==> flow/design.v <==
`timescale 1ns / 1ps
module axilite(
    input clk, reset, trigger, ARREADY, RVALID, AWREADY, WREADY, BVALID,
    input[4:0] length,
    input[31:0] source_address, destination_address, RDATA,
    output reg done, ARVALID, RREADY, AWVALID, WVALID, BREADY,
    output reg[31:0] ARADDR, AWADDR, WDATA,
    output reg[4:0] r_count, w_count);
    parameter READ_NONE=3'b000,
              READ_ADDR=3'b001,
              READ_DATA=3'b010,
              READ_STORE=3'b011,
              READ_DONE=3'b100;
    parameter WRITE_NONE=3'b000,          
              WRITE_ADDR=3'b001,
              WRITE_DATA=3'b010,
              WRITE_VALID=3'b011,
              WRITE_DONE=3'b100;
    reg [2:0] r_state, w_state;
    reg fifo_rd;
    reg aw_sent, w_sent;
    wire fifo_wr;
    wire fifo_full, fifo_empty;
    wire [31:0] fifo_data;
    wire start;
    wire [4:0] words;
    assign start = trigger && (w_state==WRITE_NONE);
    assign words = {2'b00, length[4:2]};
    assign fifo_wr = (r_state==READ_DATA) && RREADY && RVALID;
    FIFO fifom(.clk(clk), .reset(reset), .FIFO_RD(fifo_rd), .FIFO_WR(fifo_wr), .RDATA(RDATA), .FIFO_EMPTY(fifo_empty), .FIFO_FULL(fifo_full),
                .DATA_OUT(fifo_data));
    always @(posedge clk) begin
        if(reset) begin
            r_state<= READ_NONE;
            ARVALID<=0;
            RREADY<=0;
            r_count<= 0;
         end
         else begin
            case(r_state)
            READ_NONE: begin
                       if(start) begin
                        ARADDR<= source_address;
                        r_count<= words;
                        if(words!=0) begin
                         ARVALID<=1;
                         r_state<= READ_ADDR; end
                        end
                       end
            READ_ADDR: begin
                       if(ARREADY) begin
                       ARVALID<=0;
                       RREADY<=!fifo_full;
                       r_state<= READ_DATA; end
                       end 
            READ_DATA: begin
                       if(!RREADY)
                        RREADY<=!fifo_full;
                       else if(RVALID) begin
                        RREADY<=0;
                        r_count<=r_count-1;
                        r_state<= READ_STORE; end
                       end 
            READ_STORE: begin
                         r_state<=READ_DONE;
                        end
            READ_DONE: begin
                       if(r_count==0)
                        r_state<=READ_NONE;
                       else begin
                        ARADDR<=ARADDR+4; 
                        ARVALID<=1;
                        r_state<=READ_ADDR; end
                       end
            default:   r_state<=READ_NONE;
            endcase
        end
   end 
   always @(posedge clk) begin
           if(reset) begin
            w_state<= WRITE_NONE;
            AWVALID<=0;
            WVALID<=0;
            BREADY<=0;
            fifo_rd<=0;
            aw_sent<=0;
            w_sent<=0;
            done<=0;
            w_count<= 0;
           end
           else begin 
            fifo_rd<=0;
            case(w_state)
            WRITE_NONE: begin
                         if(start) begin
                          AWADDR<=destination_address;
                          w_count<=words;
                          done<=(words==0);
                          if(words!=0)
                           w_state<=WRITE_ADDR;
                          end
                         end
            WRITE_ADDR: begin
                         if(!fifo_empty) begin 
                          fifo_rd<=1; 
                          w_state<=WRITE_VALID; end
                         end
            WRITE_VALID: begin
                         if(!fifo_rd) begin
                          WDATA<=fifo_data;
                          AWVALID<=1;
                          WVALID<=1;
                          aw_sent<=0;
                          w_sent<=0;
                          w_state<=WRITE_DATA; end
                         end
            WRITE_DATA: begin
                         if(AWREADY && AWVALID) begin
                          AWVALID<=0;
                          aw_sent<=1;
                         end
                         if(WREADY && WVALID) begin
                          WVALID<=0;
                          w_sent<=1;
                         end
                         if((aw_sent || (AWREADY && AWVALID)) && (w_sent || (WREADY && WVALID))) begin
                          BREADY<=1;
                          w_state<=WRITE_DONE; end
                        end
            WRITE_DONE: begin
                         if(BVALID) begin
                          BREADY<=0;
                          w_count<=w_count-1;
                          if(w_count==1) begin
                           done<=1;
                           w_state<=WRITE_NONE; end
                          else begin
                           AWADDR<=AWADDR+4;
                           w_state<=WRITE_ADDR; end
                          end
                        end
            default:    w_state<=WRITE_NONE;
            endcase
      end
     end
endmodule
module FIFO(
    input clk, reset, FIFO_RD, FIFO_WR,
    input [31:0] RDATA,
    output FIFO_EMPTY, FIFO_FULL,
    output reg[31:0] DATA_OUT);
    reg[4:0] fifo_depth;
    reg[31:0] fifo_mem[0:15];
    reg[3:0] n,m;
    integer i;
    assign FIFO_EMPTY = (fifo_depth==0);
    assign FIFO_FULL = (fifo_depth==16);
    always @(posedge clk) begin
    if(reset) begin
                n<=0;
                m<=0;
                fifo_depth<=0;
                DATA_OUT<=0;
                for (i=0; i<16; i=i+1) begin
                fifo_mem[i]<=0; 
                end
               end
    else begin
            if(!FIFO_FULL && FIFO_WR)
                begin
                    fifo_mem[n]<=RDATA;
                    n<=(n==15)? 0:n+1;
                end
            if( !FIFO_EMPTY && FIFO_RD )
                begin
                    DATA_OUT<=fifo_mem[m];
                    m<=(m==15)? 0:m+1;
                end
            fifo_depth<=fifo_depth+(!FIFO_FULL && FIFO_WR)-(!FIFO_EMPTY && FIFO_RD);
          end
     end 
endmodule
Step by step through the tools: axilite --
The steps from the RTL of axilite to its reports follow in flow order. Line numbers count from 1 in the design file above. Library cell names are shortened. A cell with - has no value.
Inputs: design top axilite, clock input clk, library sky130hd, corner tt_025C_1v80

Elaborated design --
Source: Yosys, flattened and elaborated, memories not mapped. Widths are those after wreduce. Registers that Yosys merges into a memory's read port (data or address) are not register bits. Print and check cells do not count. Memory sizes are those after Yosys's memory passes, which may raise the word count (mostly to a power of two), join words into wider ones and drop unused or constant bits.
Storage and ports: register bits after elaboration 134, memory bits (writable) 512, memory cells 1, input bits 109, output and inout bits 112, elaborated cells 162
Cells by class: add/sub/neg operators 8, equal/unequal tests 28, multiplexer cells 62, bitwise gates (word level) 3, reduce/logical cells 41
Memories:
- fifom.fifo_mem | depth 16, bits a word 32, line 153 | reg[31:0] fifo_mem[0:15];
Operators with widths (number):
- 2-to-1 mux 32 bit | 7
- parallel mux 32 bit (select 2 bit) | 2
- adder 32 x 3 -> 32 bit (second input constant) | 2
- != test 2 bit (second input constant) | 16
- parallel mux 3 bit (select 5 bit) | 2
- 2-to-1 mux 3 bit | 9
- 2-to-1 mux 1 bit | 24
- parallel mux 5 bit (select 2 bit) | 2
- 2-to-1 mux 5 bit | 4
- 2-to-1 mux 4 bit | 4
- AND reduction 3 bit | 5
- logical NOT 5 bit | 3
- AND reduction 5 bit | 3
- parallel mux 1 bit (select 2 bit) | 7
- nonzero test 2 bit | 6
- equality test 3 x 2 -> 1 bit (second input constant) | 4
- AND reduction 4 bit | 3
- logical AND 1 bit | 10
- subtractor 5 x 1 -> 5 bit (second input constant) | 2
- adder 4 x 1 -> 4 bit (second input constant) | 2
- equality test 4 bit (second input constant) | 2
- equality test 3 x 1 -> 1 bit (second input constant) | 2
- equality test 3 bit (second input constant) | 2
- logical NOT 3 bit | 2
- AND reduction 6 bit | 1
- adder 5 x 1 -> 5 bit | 1
- subtractor 5 x 1 -> 5 bit | 1
- equality test 5 x 1 -> 1 bit (second input constant) | 1
Other operator kinds: 9; their cells: 13.

Logic depth --
Depth = most cells in a row (Yosys ltp): at word level without a register or memory, in the mapped netlist without a sequential cell, where the memories' decode and read muxes count.
Logic depth: depth after elaboration 6, ABC_AREA 1, mapped depth 15, mapped depth without buffers 13

Netlist --
Source: synth_stat.txt of the flow (Yosys; design flattened, memories mapped). It holds for the ABC_AREA given above (unset counts as 0); a run with the other value may have another netlist. Totals and module areas in this step are rounded.
Cells by type:
- edfxtp_1 | number 608, area in all 1.83E+04 um2
- nand2_1 | number 1039, area in all 3899.99 um2
- nor2_1 | number 680, area in all 2.55E+03 um2
- nand3_1 | number 380, area in all 1.9E+03 um2
- dfxtp_1 | number 74, area in all 1.48E+03 um2
- inv_1 | number 377, area in all 1.42E+03 um2
- a21oi_1 | number 99, area in all 495.475 um2
- buf_2 | number 91, area in all 455.437 um2
- o21ai_0 | number 80, area in all 400.384 um2
- clkbuf_1 | number 104, area in all 390.374 um2
- ha_1 | number 17, area in all 212.704 um2
- xor2_1 | number 18, area in all 157.651 um2
- xnor2_1 | number 10, area in all 87.584 um2
- o21bai_1 | number 9, area in all 67.565 um2
- buf_1 | number 17, area in all 63.811 um2
- nor3_1 | number 9, area in all 45.043 um2
- nand4_1 | number 5, area in all 31.28 um2
- or2_2 | number 5, area in all 31.28 um2
Not listed: further types 15, cells in them 26.
Mapped netlist: mapped cells 3648, mapped area 32100 um2, sequential part of the area 19700 um2, flip-flop cells 682

Worst setup path after synthesis --
Path of least setup slack by OpenSTA after synthesis, without wires, with an ideal clock, recovery checks aside; 20% of the period is set as input and as output delay. Where synthesis merged equal registers, the netlist keeps one of their names.
Path after synthesis: path type input to register, start point input port trigger, end point register AWADDR[10], clock period 4000 ps, external input delay 800 ps, setup time 455 ps, time at the first pin 800 ps, arrival time 3361 ps, slack 185 ps, path delay 3016 ps, stages on the path 4, buffers on the path 0, synthesis period reached 3815 ps
"path delay" = arrival - input delay + setup time. "stages on the path" counts driving pins, that of a launching flip-flop among them; a cell with two outputs on the path counts twice. "synthesis period reached" is the clock period less the worst setup slack; recovery checks do not enter. This is arithmetic on one report: input and output delays are still those of the set period (20% each). Between the ends stands the longest chain of elaborated cells between them, by number of cells; it is not shown to be the way that was timed. Of several equally long chains one is given. A line is the first line of the expression or statement that the cell stems from. Yosys adds cells for indexed reads and writes and turns some case tables into memories. Only ways into the end's enable, where the timed path ends, are counted here.
On the way, after synthesis: cells stage by stage nand2_1 > o21ai_0 > nand2_2 > nor3_1, length of the longest elaborated chain 3, elaborated cells on any way between the ends 3, RTL lines with such cells 1, classes of those cells eq/ne: 1; reduce/logical: 2
Ends and longest elaborated chain, after synthesis:
- start: declaration | line 3 | input clk, reset, trigger, ARREADY, RVALID, AWREADY, WREADY, BVALID,
- logical AND 1 bit | line 27 | assign start = trigger && (w_state==WRITE_NONE);
- != test 2 bit
- AND reduction 5 bit
- end: assignment | line 96 | AWADDR<=destination_address;
- end: assignment | line 138 | AWADDR<=AWADDR+4;
- end: declaration | line 7 | output reg[31:0] ARADDR, AWADDR, WDATA,

Timing after layout --
From the final timing report of flow run A: the path of least setup slack in the routed layout; clock arrival at registers is part of the times. The path's times are printed in steps of 10 ps; the period is the one set.
Path post-layout: path type register to register, start point register fifom.fifo_depth[3], end point register fifom.fifo_depth[4], clock period 2630 ps, setup time 110 ps, time at the first pin 630 ps, arrival time 2880 ps, slack 270 ps, stages on the path 14, buffers on the path 0
Between the ends stands the longest chain of elaborated cells between them, by number of cells; it is not shown to be the way that was timed. Of several equally long chains one is given.
On the way, post-layout: cells stage by stage dfxtp_1 > inv_1 > ha_1 > nand3_1 > nand2_1 > inv_2 > ha_1 > inv_1 > ha_1 > fa_1 > a21oi_1 > o21bai_1 > o21ai_0 > a21oi_1, length of the longest elaborated chain 5, elaborated cells on any way between the ends 8, classes of those cells add/sub: 2; eq/ne: 1; reduce/logical: 5
Ends and longest elaborated chain, post-layout:
- start: declaration | line 152 | reg[4:0] fifo_depth;
- start: assignment | line 162 | fifo_depth<=0;
- start: assignment | line 179 | fifo_depth<=fifo_depth+(!FIFO_FULL && FIFO_WR)-(!FIFO_EMPTY && FIFO_RD);
- equality test 5 bit | line 157 | assign FIFO_FULL = (fifo_depth==16);
- logical NOT 1 bit | line 179
- logical AND 1 bit | line 179
- adder 5 x 1 -> 5 bit | line 179
- subtractor 5 x 1 -> 5 bit | line 179
- end: assignment | line 162
- end: assignment | line 179
- end: declaration | line 152

Appendix: measured runs

axilite through Yosys and OpenROAD on sky130hd: 4 stored runs, unordered, with their settings and measured results. The constraints put input and output delay at 20% of the set period each and load the outputs with 0.01 pF.
"achieved clock period" is the run's clock period less its worst setup slack. It is reckoned from that one timing run; input and output delays stay at 20% of the period that was set.
By "worst setup path time" is meant the share of the clock period that the worst setup path is allowed (20% is reserved at inputs, 20% at outputs), minus its slack. Clock arrival times at its registers enter into it.
"power" is the tool's figure for a default switching activity; nothing was simulated.
"worst setup path time" is known to 10 ps.
Results are given in rounded form.

* Flow run A | settings: ABC_AREA 1; CELL_PAD_IN_SITES_DETAIL_PLACEMENT 0; CORE_UTILIZATION 37; CTS_CLUSTER_DIAMETER 314; MAX_ROUTING_LAYER met5; MIN_ROUTING_LAYER met1; SLEW_MARGIN 25; period_ns 2.63; CAP_MARGIN 20; CORE_MARGIN 2 | results: post-synthesis cell area 32100 um2; area of the die 89200 um2; post-route utilization 44.8 %; setup slack of the worst path 268 ps; total negative slack on setup checks 0 ps; post-route worst hold slack 401 ps; power 24.6 mW; achieved clock period 2362 ps; worst setup path time 2360 ps; type of the worst setup path register to register
* Flow run B | settings: CELL_PAD_IN_SITES_DETAIL_PLACEMENT 0; CORE_ASPECT_RATIO 0.63; CORE_UTILIZATION 26; CTS_CLUSTER_DIAMETER 355; PLACE_DENSITY_LB_ADDON 0.28; SETUP_SLACK_MARGIN 0.47; period_ns 3.08; CAP_MARGIN 20; CORE_MARGIN 2; SLEW_MARGIN 20 | results: post-synthesis cell area 30900 um2; area of the die 122000 um2; post-route utilization 32.5 %; setup slack of the worst path 407 ps; total negative slack on setup checks 0 ps; post-route worst hold slack 399 ps; power 20.7 mW; achieved clock period 2673 ps; worst setup path time 2670 ps; type of the worst setup path register to register
* Flow run C | settings: ABC_AREA 1; CORE_MARGIN 8; CORE_UTILIZATION 56; CTS_CLUSTER_DIAMETER 119; GPL_TIMING_DRIVEN 1; HOLD_SLACK_MARGIN 0.15; MIN_ROUTING_LAYER met2; SETUP_SLACK_MARGIN -0.23; TNS_END_PERCENT 60; period_ns 4.52; CAP_MARGIN 20; SLEW_MARGIN 20 | results: post-synthesis cell area 32100 um2; area of the die 65300 um2; post-route utilization 65.2 %; setup slack of the worst path 1150 ps; total negative slack on setup checks 0 ps; post-route worst hold slack 410 ps; power 14.0 mW; achieved clock period 3366 ps; worst setup path time 2460 ps; type of the worst setup path input to register
* Flow run D | settings: ABC_AREA 0; CAP_MARGIN 30; CORE_UTILIZATION 48; GPL_TIMING_DRIVEN 0; PLACE_DENSITY 0.62; SLEW_MARGIN 5; period_ns 2.8; CORE_MARGIN 2 | results: post-synthesis cell area 30900 um2; area of the die 66500 um2; post-route utilization 58.9 %; setup slack of the worst path -109 ps; total negative slack on setup checks -109 ps; post-route worst hold slack 433 ps; power 22.3 mW; achieved clock period 2909 ps; worst setup path time 2910 ps; type of the worst setup path register to register
